==> flow/design.v <==
module InputProcessor (
    input clk,               
    input [2:0] switches,    
    input confirm_key1,       
input confirm_key2,
    input reset_key,       
    output reg [2:0] column, 
    output reg confirm1,       
output reg confirm2,
    output reg reset        
);
    always @(posedge clk) begin
        column <= switches; 
    end
    always @(posedge clk) begin
        confirm1 <= !confirm_key1; 
	confirm2 <= !confirm_key2;
        reset <= !reset_key;      
    end
endmodule
module gameLogic(
    input clk,
    input reset,
    input [2:0] column,
    input player,
    input confirm_move,
    output reg [1:0] win,
    output reg [1:0] winner
);
    reg [83:0] grid;
    reg [83:0] grid_next;
    reg token_placed;
    reg confirm_prev;
    reg [1:0] win_next;
    wire [1:0] token = player ? 2'b01 : 2'b10;
    wire place = confirm_move && !confirm_prev;
    integer i, j;
function automatic [1:0] checkWin(input [83:0] g, input [1:0] playerToken);
    integer col, row, count, i;
begin
    checkWin = 2'b00;
    for (row = 0; row < 6; row = row + 1) begin
        count = 0;
        for (col = 0; col < 7; col = col + 1) begin
            if (g[(col*6+row)*2 +: 2] == playerToken) begin
                count = count + 1;
                if (count == 4) begin
                    checkWin = 2'b01;
                end
            end else count = 0;
        end
    end
    for (col = 0; col < 7; col = col + 1) begin
        count = 0;
        for (row = 0; row < 6; row = row + 1) begin
            if (g[(col*6+row)*2 +: 2] == playerToken) begin
                count = count + 1;
                if (count == 4) begin
                    checkWin = 2'b01;
                end
            end else count = 0;
        end
    end
    for (row = 0; row < 3; row = row + 1) begin
        for (col = 0; col < 4; col = col + 1) begin
            count = 0;
            for (i = 0; i < 4; i = i + 1) begin
                if (g[((col+i)*6+(row+i))*2 +: 2] == playerToken) begin
                    count = count + 1;
                    if (count == 4) begin
                        checkWin = 2'b01;
                    end
                end else count = 0;
            end
        end
    end
    for (row = 3; row < 6; row = row + 1) begin
        for (col = 0; col < 4; col = col + 1) begin
            count = 0;
            for (i = 0; i < 4; i = i + 1) begin
                if (g[((col+i)*6+(row-i))*2 +: 2] == playerToken) begin
                    count = count + 1;
                    if (count == 4) begin
                        checkWin = 2'b01;
                    end
                end else count = 0;
            end
        end
    end
end
endfunction
    always @* begin
        grid_next = grid;
        token_placed = 0;
        for (i = 0; i < 7; i = i + 1) begin
            if (column == i) begin
                for (j = 0; j < 6; j = j + 1) begin
                    if (!token_placed && grid[(i*6+j)*2 +: 2] == 2'b00) begin
                        grid_next[(i*6+j)*2 +: 2] = token;
                        token_placed = 1;
                    end
                end
            end
        end
        win_next = checkWin(grid_next, token);
    end
    always @(posedge clk) begin
        confirm_prev <= confirm_move;
    end
    always @(posedge clk or posedge reset) begin
        if (reset) begin
            grid <= 84'd0;
            win <= 2'b00;
            winner <= 2'b00;
        end else if (place && token_placed) begin
            grid <= grid_next;
            win <= win_next;
            winner <= win_next[0] ? token : 2'b00;
        end
    end
endmodule
module control(
    input clk,                 
    input reset,               
    input [2:0] column_select, 
    input confirm_move1,
    input confirm_move2,       
    output reg [1:0] current_player, 
    output reg game_over,      
	 output [1:0] winner
);
    parameter IDLE_STATE = 3'b000,
              PLAYER1_TURN = 3'b001,
              PLAYER2_TURN = 3'b010,
              CHECK_MOVE = 3'b011,
				  win_state = 3'b100;
    reg [2:0] state; 
wire confirm_move = (current_player==2'b01)?confirm_move1:confirm_move2;
    wire [1:0]win;
    gameLogic game_logic(
        .clk(clk),
        .reset(reset),
        .column(column_select),
        .player(current_player == 2'b01), 
        .confirm_move(confirm_move),
        .win(win),
		  .winner(winner)
    );
    always @(posedge clk or posedge reset) begin
        if (reset) begin
            state <= IDLE_STATE;
            current_player <= 2'b01;  
            game_over <= 0;
        end
        else begin
            case (state)
                IDLE_STATE: begin
                    if (confirm_move) begin
                        state <= CHECK_MOVE;
                    end
                end
                PLAYER1_TURN: begin
                    if (confirm_move) begin
                        state <= CHECK_MOVE;
                    end
                end
                PLAYER2_TURN: begin
                    if (confirm_move) begin
                        state <= CHECK_MOVE;
                    end
                end
                CHECK_MOVE: begin
                    if (win) begin
                        state <= win_state; 
                    end else begin
                        current_player <= (current_player == 2'b01) ? 2'b10 : 2'b01;
                        state <= (current_player == 2'b01) ? PLAYER1_TURN : PLAYER2_TURN;
                    end
                end
					 win_state: begin
					 game_over <= 1; 
					 end
                default: state <= IDLE_STATE;
            endcase
        end
    end
endmodule
module TopLevelModule(
    input clk,                    
    input [2:0] switches,        
    input confirm_key1,   
input confirm_key2,     
    input reset_key,            
    output [1:0] player_led,     
    output [1:0] winner_led           
);
    wire [2:0] column_select;
    wire confirm_move1;
wire confirm_move2;
    wire reset_game;
    wire [1:0] current_player;
    wire game_over;
    InputProcessor input_proc(
        .clk(clk),
        .switches(switches),
        .confirm_key1(confirm_key1),
        .confirm_key2(confirm_key2),
        .reset_key(reset_key),
        .column(column_select),
        .confirm1(confirm_move1),
.confirm2(confirm_move2),
        .reset(reset_game)
    );
    control control_unit(
        .clk(clk),
        .reset(reset_game),
        .column_select(column_select),
        .confirm_move1(confirm_move1),
        .confirm_move2(confirm_move2),
        .current_player(current_player),
        .game_over(game_over), .winner(winner_led)
    );
    assign player_led = current_player;
endmodule
-- From RTL to reports: TopLevelModule
The steps from the RTL of TopLevelModule to its reports follow in flow order.
Lines are those of the file above, counted from 1.
Cell names lack the library's common part.
A cell with n/a has no value.
- top: TopLevelModule
- clock port: clk
- cell library: sky130hd
- library corner: tt_025C_1v80

-- Word-level counts
Yosys after proc, flatten, opt, wreduce and memory -nomap, before mapping. Memory bits, and registers merged into a memory's read port (data or address), are not among the register bits. Print and check cells are not counted.
- multiplexer cells: 595
- reductions and logical operators at 136
- $add $sub $neg: 133
- equality and inequality tests at 187
- bitwise gates (word level): 2
- operator list (operator ; number):
    32-bit by 2-bit adder with 32-bit output with constant B ; 133
    32-bit by 4-bit equality test with 1-bit output with constant B ; 133
    32-bit 2-to-1 mux ; 106
    2-bit 2-to-1 mux ; 372
    1-bit 2-to-1 mux ; 114
    2-bit equality test ; 42
    2-bit logical NOT ; 42
    1-bit logical NOT ; 45
    1-bit logical AND ; 43
    3-bit by 2-bit equality test with 1-bit output with constant B ; 4
    3-bit equality test with constant B ; 4
    3-bit parallel mux with 3-bit select ; 1
    3-bit by 1-bit equality test with 1-bit output with constant B ; 2
    3-bit logical NOT ; 2
    3-bit 2-to-1 mux ; 2
    2-bit AND reduction ; 2
    3-bit OR reduction ; 1
    1-bit NOT ; 2
    2-bit by 1-bit equality test with 1-bit output with constant B ; 1
    2-bit by 1-bit inequality test with 1-bit output with constant B ; 1
    2-bit nonzero test ; 1
- bits in registers: 100
- noted output and inout bits: 4
- bits of input ports at 7

-- Logic depth
Depth = most cells in a row (Yosys ltp): at word level without a register or memory, in the mapped netlist without a sequential cell, where the memories' decode and read muxes count.
- depth after elaboration at 424
- ABC_AREA: 0
- noted mapped depth: 21
- noted depth with buffers taken out: 17

-- Mapped cells and area
Yosys stat after the flow's synthesis: flattened, memories mapped to cells. It holds for the ABC_AREA given above (unset counts as 0); a run with the other value may have another netlist.
- mapped cells: 881
- cell area after synthesis: 0.0077074 mm²
- noted sequential area: 0.0024699 mm²
- noted flip-flops: 100
- cells by type (cell type ; number ; area in all (µm²)):
    dfrtp_1 ; 91 ; 2.28E+03
    ha_1 ; 40 ; 500.48
    nor2_1 ; 122 ; 457.939
    a21o_1 ; 37 ; 277.766
    o31ai_1 ; 37 ; 277.766
    mux2i_1 ; 22 ; 220.211
    inv_1 ; 56 ; 210.202
    and2_1 ; 31 ; 193.936
    a31o_2 ; 20 ; 175.168
    o41ai_1 ; 18 ; 157.651
    nor3_1 ; 30 ; 150.144
    nand2_1 ; 38 ; 142.637
    dfxtp_1 ; 7 ; 140.134
    and3_1 ; 21 ; 131.376
    o22ai_1 ; 17 ; 106.352
    a21oi_1 ; 19 ; 95.091
    o21ai_0 ; 18 ; 90.086
    nor2b_1 ; 13 ; 81.328
Not listed: further types 72, cells in them 244.
By module: a second synthesis without flattening, with its own total; a netlist apart from the flattened one above.
- noted cells (unflattened synthesis): 964
- area total of the unflattened synthesis: 0.0080214 mm²
Rows give one instance, submodules left out.
- modules (module ; cells ; area (mm²) ; instances):
    gameLogic ; 929 ; 0.0075723 ; 1
    control ; 26 ; 0.0003178 ; 1
    InputProcessor ; 9 ; 0.0001314 ; 1
    TopLevelModule ; 0 ; 0 ; 1

-- Worst setup path after synthesis
Path of least setup slack by OpenSTA after synthesis, without wires, with an ideal clock, recovery checks aside; 20% of the period is set as input and as output delay. Where synthesis merged equal registers, the netlist keeps one of their names.
- path kind: register -> register
- from: register control_unit.current_player[0]
- to: register control_unit.game_logic.win[0]
- period at 10.0 ns
- noted data arrival time: 4.538 ns
- stages on the path: 21
- noted setup time: 0.135 ns
- noted delay of the path: 4.673 ns
- noted launch time at the first pin: 0.000 ns
- noted slack: 5.327 ns
- period reached after synthesis: 4.673 ns
"delay of the path" is the arrival time less input delay plus setup time.
"stages on the path": output pins that drive a net of the path, with the launching flip-flop's if there is one; two outputs of one cell count as two.
"period reached after synthesis" is the clock period less the worst setup slack; recovery checks do not enter. This is arithmetic on one report: input and output delays are still those of the set period (20% each).
Between the ends stands the longest chain of elaborated cells between them, by number of cells; it is not shown to be the way that was timed. Of several equally long chains one is given.
Each line given opens the expression or statement behind the cell; cells for indexed reads and writes are added by Yosys, which also makes memories of some case tables.
- cells stage by stage: dfstp_2 -> clkbuf_1 -> nand2b_1 -> buf_2 -> buf_1 -> a221o_1 -> nor2_1 -> ha_1 -> and2_1 -> ha_1 -> and2_1 -> ha_1 -> and2_1 -> ha_1 -> o2111ai_1 -> nor2_1 -> o211ai_1 -> o2111ai_1 -> or4_1 -> nor4_4 -> a21oi_1
- noted cells in the longest elaborated chain: 294
- RTL lines, path after synthesis (what ; RTL line ; text):
    start, declared ; 128 ; output reg [1:0] current_player,
    start, assigned ; 152 ; current_player <= 2'b01;
    start, assigned ; 176 ; current_player <= (current_player == 2'b01) ? 2'b10 : 2'b01;
    2-bit by 1-bit equality test with 1-bit output ; 144 ; .player(current_player == 2'b01),
    2-bit 2-to-1 mux ; 35 ; wire [1:0] token = player ? 2'b01 : 2'b10;
    2-bit 2-to-1 mux ; 98 ; if (!token_placed && grid[(i*6+j)*2 +: 2] == 2'b00) begin
    2-bit 2-to-1 mux ; 96 ; if (column == i) begin
    2-bit equality test ; 45 ; if (g[(col*6+row)*2 +: 2] == playerToken) begin
    1-bit 2-to-1 mux ; 45 ;
    32-bit by 2-bit adder with 32-bit output ; 46 ; count = count + 1;
    [... 280 more ...] ; n/a ;
    2-bit 2-to-1 mux ; 81 ; if (g[((col+i)*6+(row-i))*2 +: 2] == playerToken) begin
    2-bit 2-to-1 mux ; 83 ; if (count == 4) begin
    2-bit 2-to-1 mux ; 81 ;
    2-bit 2-to-1 mux ; 83 ;
    2-bit 2-to-1 mux ; 81 ;
    2-bit 2-to-1 mux ; 83 ;
    2-bit 2-to-1 mux ; 81 ;
    end, assigned ; 113 ; win <= 2'b00;
    end, assigned ; 117 ; win <= win_next;
    end, declared ; 27 ; output reg [1:0] win,

-- Path in the finished layout
Path of least setup slack in the final report of run 1 (OpenROAD, finished layout, wires in). Where an end is a register, its clock arrival counts in the times.
- path kind: register -> register
- from: register input_proc.column[1]
- to: register control_unit.game_logic.win[0]
- period at 3.69 ns
- stages on the path: 19
- noted launch time at the first pin: 0.39 ns
- noted setup time: 0.12 ns
- noted data arrival time: 4.82 ns
- noted slack: -0.85 ns
Between the ends stands the longest chain of elaborated cells between them, by number of cells; it is not shown to be the way that was timed. Of several equally long chains one is given.
- cells stage by stage: dfxtp_4 -> buf_4 -> nor3b_4 -> nand2_2 -> a221o_1 -> nor2_2 -> ha_4 -> and3_4 -> ha_4 -> and2_4 -> ha_4 -> and2_1 -> ha_2 -> a32oi_1 -> and4_1 -> nand4_1 -> or4_4 -> nor4_4 -> a21oi_1
- noted cells in the longest elaborated chain: 422
- RTL lines, path post-layout (what ; RTL line ; text):
    start, declared ; 7 ; output reg [2:0] column,
    start, assigned ; 13 ; column <= switches;
    3-bit logical NOT ; 96 ; if (column == i) begin
    1-bit 2-to-1 mux ; 96 ;
    1-bit logical NOT ; 98 ; if (!token_placed && grid[(i*6+j)*2 +: 2] == 2'b00) begin
    1-bit logical AND ; 98 ;
    1-bit 2-to-1 mux ; 98 ;
    1-bit 2-to-1 mux ; 96 ;
    1-bit logical NOT ; 98 ;
    [... 408 more ...] ; n/a ;
    2-bit 2-to-1 mux ; 81 ; if (g[((col+i)*6+(row-i))*2 +: 2] == playerToken) begin
    2-bit 2-to-1 mux ; 83 ; if (count == 4) begin
    2-bit 2-to-1 mux ; 81 ;
    2-bit 2-to-1 mux ; 83 ;
    2-bit 2-to-1 mux ; 81 ;
    2-bit 2-to-1 mux ; 83 ;
    2-bit 2-to-1 mux ; 81 ;
    end, assigned ; 113 ; win <= 2'b00;
    end, assigned ; 117 ; win <= win_next;
    end, declared ; 27 ; output reg [1:0] win,

Ticket comment

Record of 4 stored runs of the RTL-to-layout flow on TopLevelModule, platform sky130hd. The runs are unordered. Constraints: input delay and output delay 20% of the set period each, output load 0.01 pF.
"clock period achieved" is the run's clock period less its worst setup slack. It is reckoned from that one timing run; input and output delays stay at 20% of the period that was set.

Run 1

==> flow/run.sh <==
#!/bin/bash
# the make line also repeats the synthesis and layout settings of config.mk as NAME=value (left out here)
make -C /OpenROAD-flow-scripts/flow DESIGN_CONFIG=/design/flow/config.mk WORK_HOME=/design/flow/orfs CLKGATE_MAP_FILE= finish
==> flow/config.mk <==
export PLATFORM = sky130hd
export DESIGN_NAME = TopLevelModule
export DESIGN_NICKNAME = TopLevelModule
export VERILOG_FILES = /design/flow/design.v
export SDC_FILE = /design/flow/constraint.sdc
export NUM_CORES = 4
export LEC_CHECK = 0
export CAP_MARGIN = 30
export CELL_PAD_IN_SITES_DETAIL_PLACEMENT = 2
export CORE_ASPECT_RATIO = 1.87
export CORE_MARGIN = 2
export CORE_UTILIZATION = 33
export CTS_CLUSTER_SIZE = 46
export GPL_ROUTABILITY_DRIVEN = 1
export GPL_TIMING_DRIVEN = 1
export MIN_ROUTING_LAYER = met2
export PLACE_DENSITY_LB_ADDON = 0.24
export SETUP_SLACK_MARGIN = 0.32
export SLEW_MARGIN = 20
==> flow/constraint.sdc <==
create_clock -name core_clock -period 3.69 [get_ports {clk}]
set_input_delay 0.7380 -clock core_clock [delete_from_list [all_inputs] [get_ports {clk}]]
set_output_delay 0.7380 -clock core_clock [all_outputs]
set_load 0.01 [all_outputs]

Measured in run 1:
- standard-cell area after layout at 0.0111757 mm²
- noted the clock period achieved: 4.543 ns
- chip area after synthesis (Yosys) at 0.0077074 mm²
- worst slack on setup checks at -0.853 ns
- area of the die at 0.0246541 mm²
- noted the sum of negative setup slack: -2.575 ns

Run 2

==> flow/run.sh <==
#!/bin/bash
# the make line also repeats the synthesis and layout settings of config.mk as NAME=value (left out here)
make -C /OpenROAD-flow-scripts/flow DESIGN_CONFIG=/design/flow/config.mk WORK_HOME=/design/flow/orfs CLKGATE_MAP_FILE= finish
==> flow/config.mk <==
export PLATFORM = sky130hd
export DESIGN_NAME = TopLevelModule
export DESIGN_NICKNAME = TopLevelModule
export VERILOG_FILES = /design/flow/design.v
export SDC_FILE = /design/flow/constraint.sdc
export NUM_CORES = 4
export LEC_CHECK = 0
export CAP_MARGIN = 20
export CELL_PAD_IN_SITES_DETAIL_PLACEMENT = 0
export CORE_ASPECT_RATIO = 0.68
export CORE_MARGIN = 2
export CORE_UTILIZATION = 40
export GPL_TIMING_DRIVEN = 1
export HOLD_SLACK_MARGIN = 0.01
export SLEW_MARGIN = 20
export TNS_END_PERCENT = 80
==> flow/constraint.sdc <==
create_clock -name core_clock -period 6.97 [get_ports {clk}]
set_input_delay 1.3940 -clock core_clock [delete_from_list [all_inputs] [get_ports {clk}]]
set_output_delay 1.3940 -clock core_clock [all_outputs]
set_load 0.01 [all_outputs]

Measured in run 2:
- standard-cell area after layout at 0.0083968 mm²
- noted the clock period achieved: 5.324 ns
- chip area after synthesis (Yosys) at 0.0077074 mm²
- worst slack on setup checks at 1.646 ns
- area of the die at 0.0204157 mm²
- noted the sum of negative setup slack: 0.000 ns

Run 3

==> flow/run.sh <==
#!/bin/bash
# the make line also repeats the synthesis and layout settings of config.mk as NAME=value (left out here)
make -C /OpenROAD-flow-scripts/flow DESIGN_CONFIG=/design/flow/config.mk WORK_HOME=/design/flow/orfs CLKGATE_MAP_FILE= finish
==> flow/config.mk <==
export PLATFORM = sky130hd
export DESIGN_NAME = TopLevelModule
export DESIGN_NICKNAME = TopLevelModule
export VERILOG_FILES = /design/flow/design.v
export SDC_FILE = /design/flow/constraint.sdc
export NUM_CORES = 4
export LEC_CHECK = 0
export CAP_MARGIN = 15
export CORE_ASPECT_RATIO = 0.69
export CORE_MARGIN = 7
export CORE_UTILIZATION = 24
export CTS_CLUSTER_DIAMETER = 234
export CTS_CLUSTER_SIZE = 54
export GPL_ROUTABILITY_DRIVEN = 1
export HOLD_SLACK_MARGIN = 0.02
export MIN_ROUTING_LAYER = met1
export PLACE_DENSITY_LB_ADDON = 0.14
export SETUP_SLACK_MARGIN = 0.7
export SLEW_MARGIN = 20
export TNS_END_PERCENT = 35
==> flow/constraint.sdc <==
create_clock -name core_clock -period 9.53 [get_ports {clk}]
set_input_delay 1.9060 -clock core_clock [delete_from_list [all_inputs] [get_ports {clk}]]
set_output_delay 1.9060 -clock core_clock [all_outputs]
set_load 0.01 [all_outputs]

Measured in run 3:
- standard-cell area after layout at 0.0085745 mm²
- noted the clock period achieved: 5.602 ns
- chip area after synthesis (Yosys) at 0.0077074 mm²
- worst slack on setup checks at 3.928 ns
- area of the die at 0.0374146 mm²
- noted the sum of negative setup slack: 0.000 ns

Run 4

==> flow/run.sh <==
#!/bin/bash
# the make line also repeats the synthesis and layout settings of config.mk as NAME=value (left out here)
make -C /OpenROAD-flow-scripts/flow DESIGN_CONFIG=/design/flow/config.mk WORK_HOME=/design/flow/orfs CLKGATE_MAP_FILE= finish
==> flow/config.mk <==
export PLATFORM = sky130hd
export DESIGN_NAME = TopLevelModule
export DESIGN_NICKNAME = TopLevelModule
export VERILOG_FILES = /design/flow/design.v
export SDC_FILE = /design/flow/constraint.sdc
export NUM_CORES = 4
export LEC_CHECK = 0
export CAP_MARGIN = 0
export CORE_MARGIN = 3
export CORE_UTILIZATION = 40
export CTS_CLUSTER_DIAMETER = 272
export CTS_CLUSTER_SIZE = 19
export GPL_ROUTABILITY_DRIVEN = 0
export HOLD_SLACK_MARGIN = -0.04
export MAX_ROUTING_LAYER = met4
export MIN_ROUTING_LAYER = met1
export PLACE_DENSITY_LB_ADDON = 0.25
export SETUP_SLACK_MARGIN = 2.42
export SLEW_MARGIN = 40
==> flow/constraint.sdc <==
create_clock -name core_clock -period 10.0 [get_ports {clk}]
set_input_delay 2.0000 -clock core_clock [delete_from_list [all_inputs] [get_ports {clk}]]
set_output_delay 2.0000 -clock core_clock [all_outputs]
set_load 0.01 [all_outputs]

Measured in run 4:
- standard-cell area after layout at 0.0083718 mm²
- noted the clock period achieved: 5.600 ns
- chip area after synthesis (Yosys) at 0.0077074 mm²
- worst slack on setup checks at 4.400 ns
- area of the die at 0.0209699 mm²
- noted the sum of negative setup slack: 0.000 ns
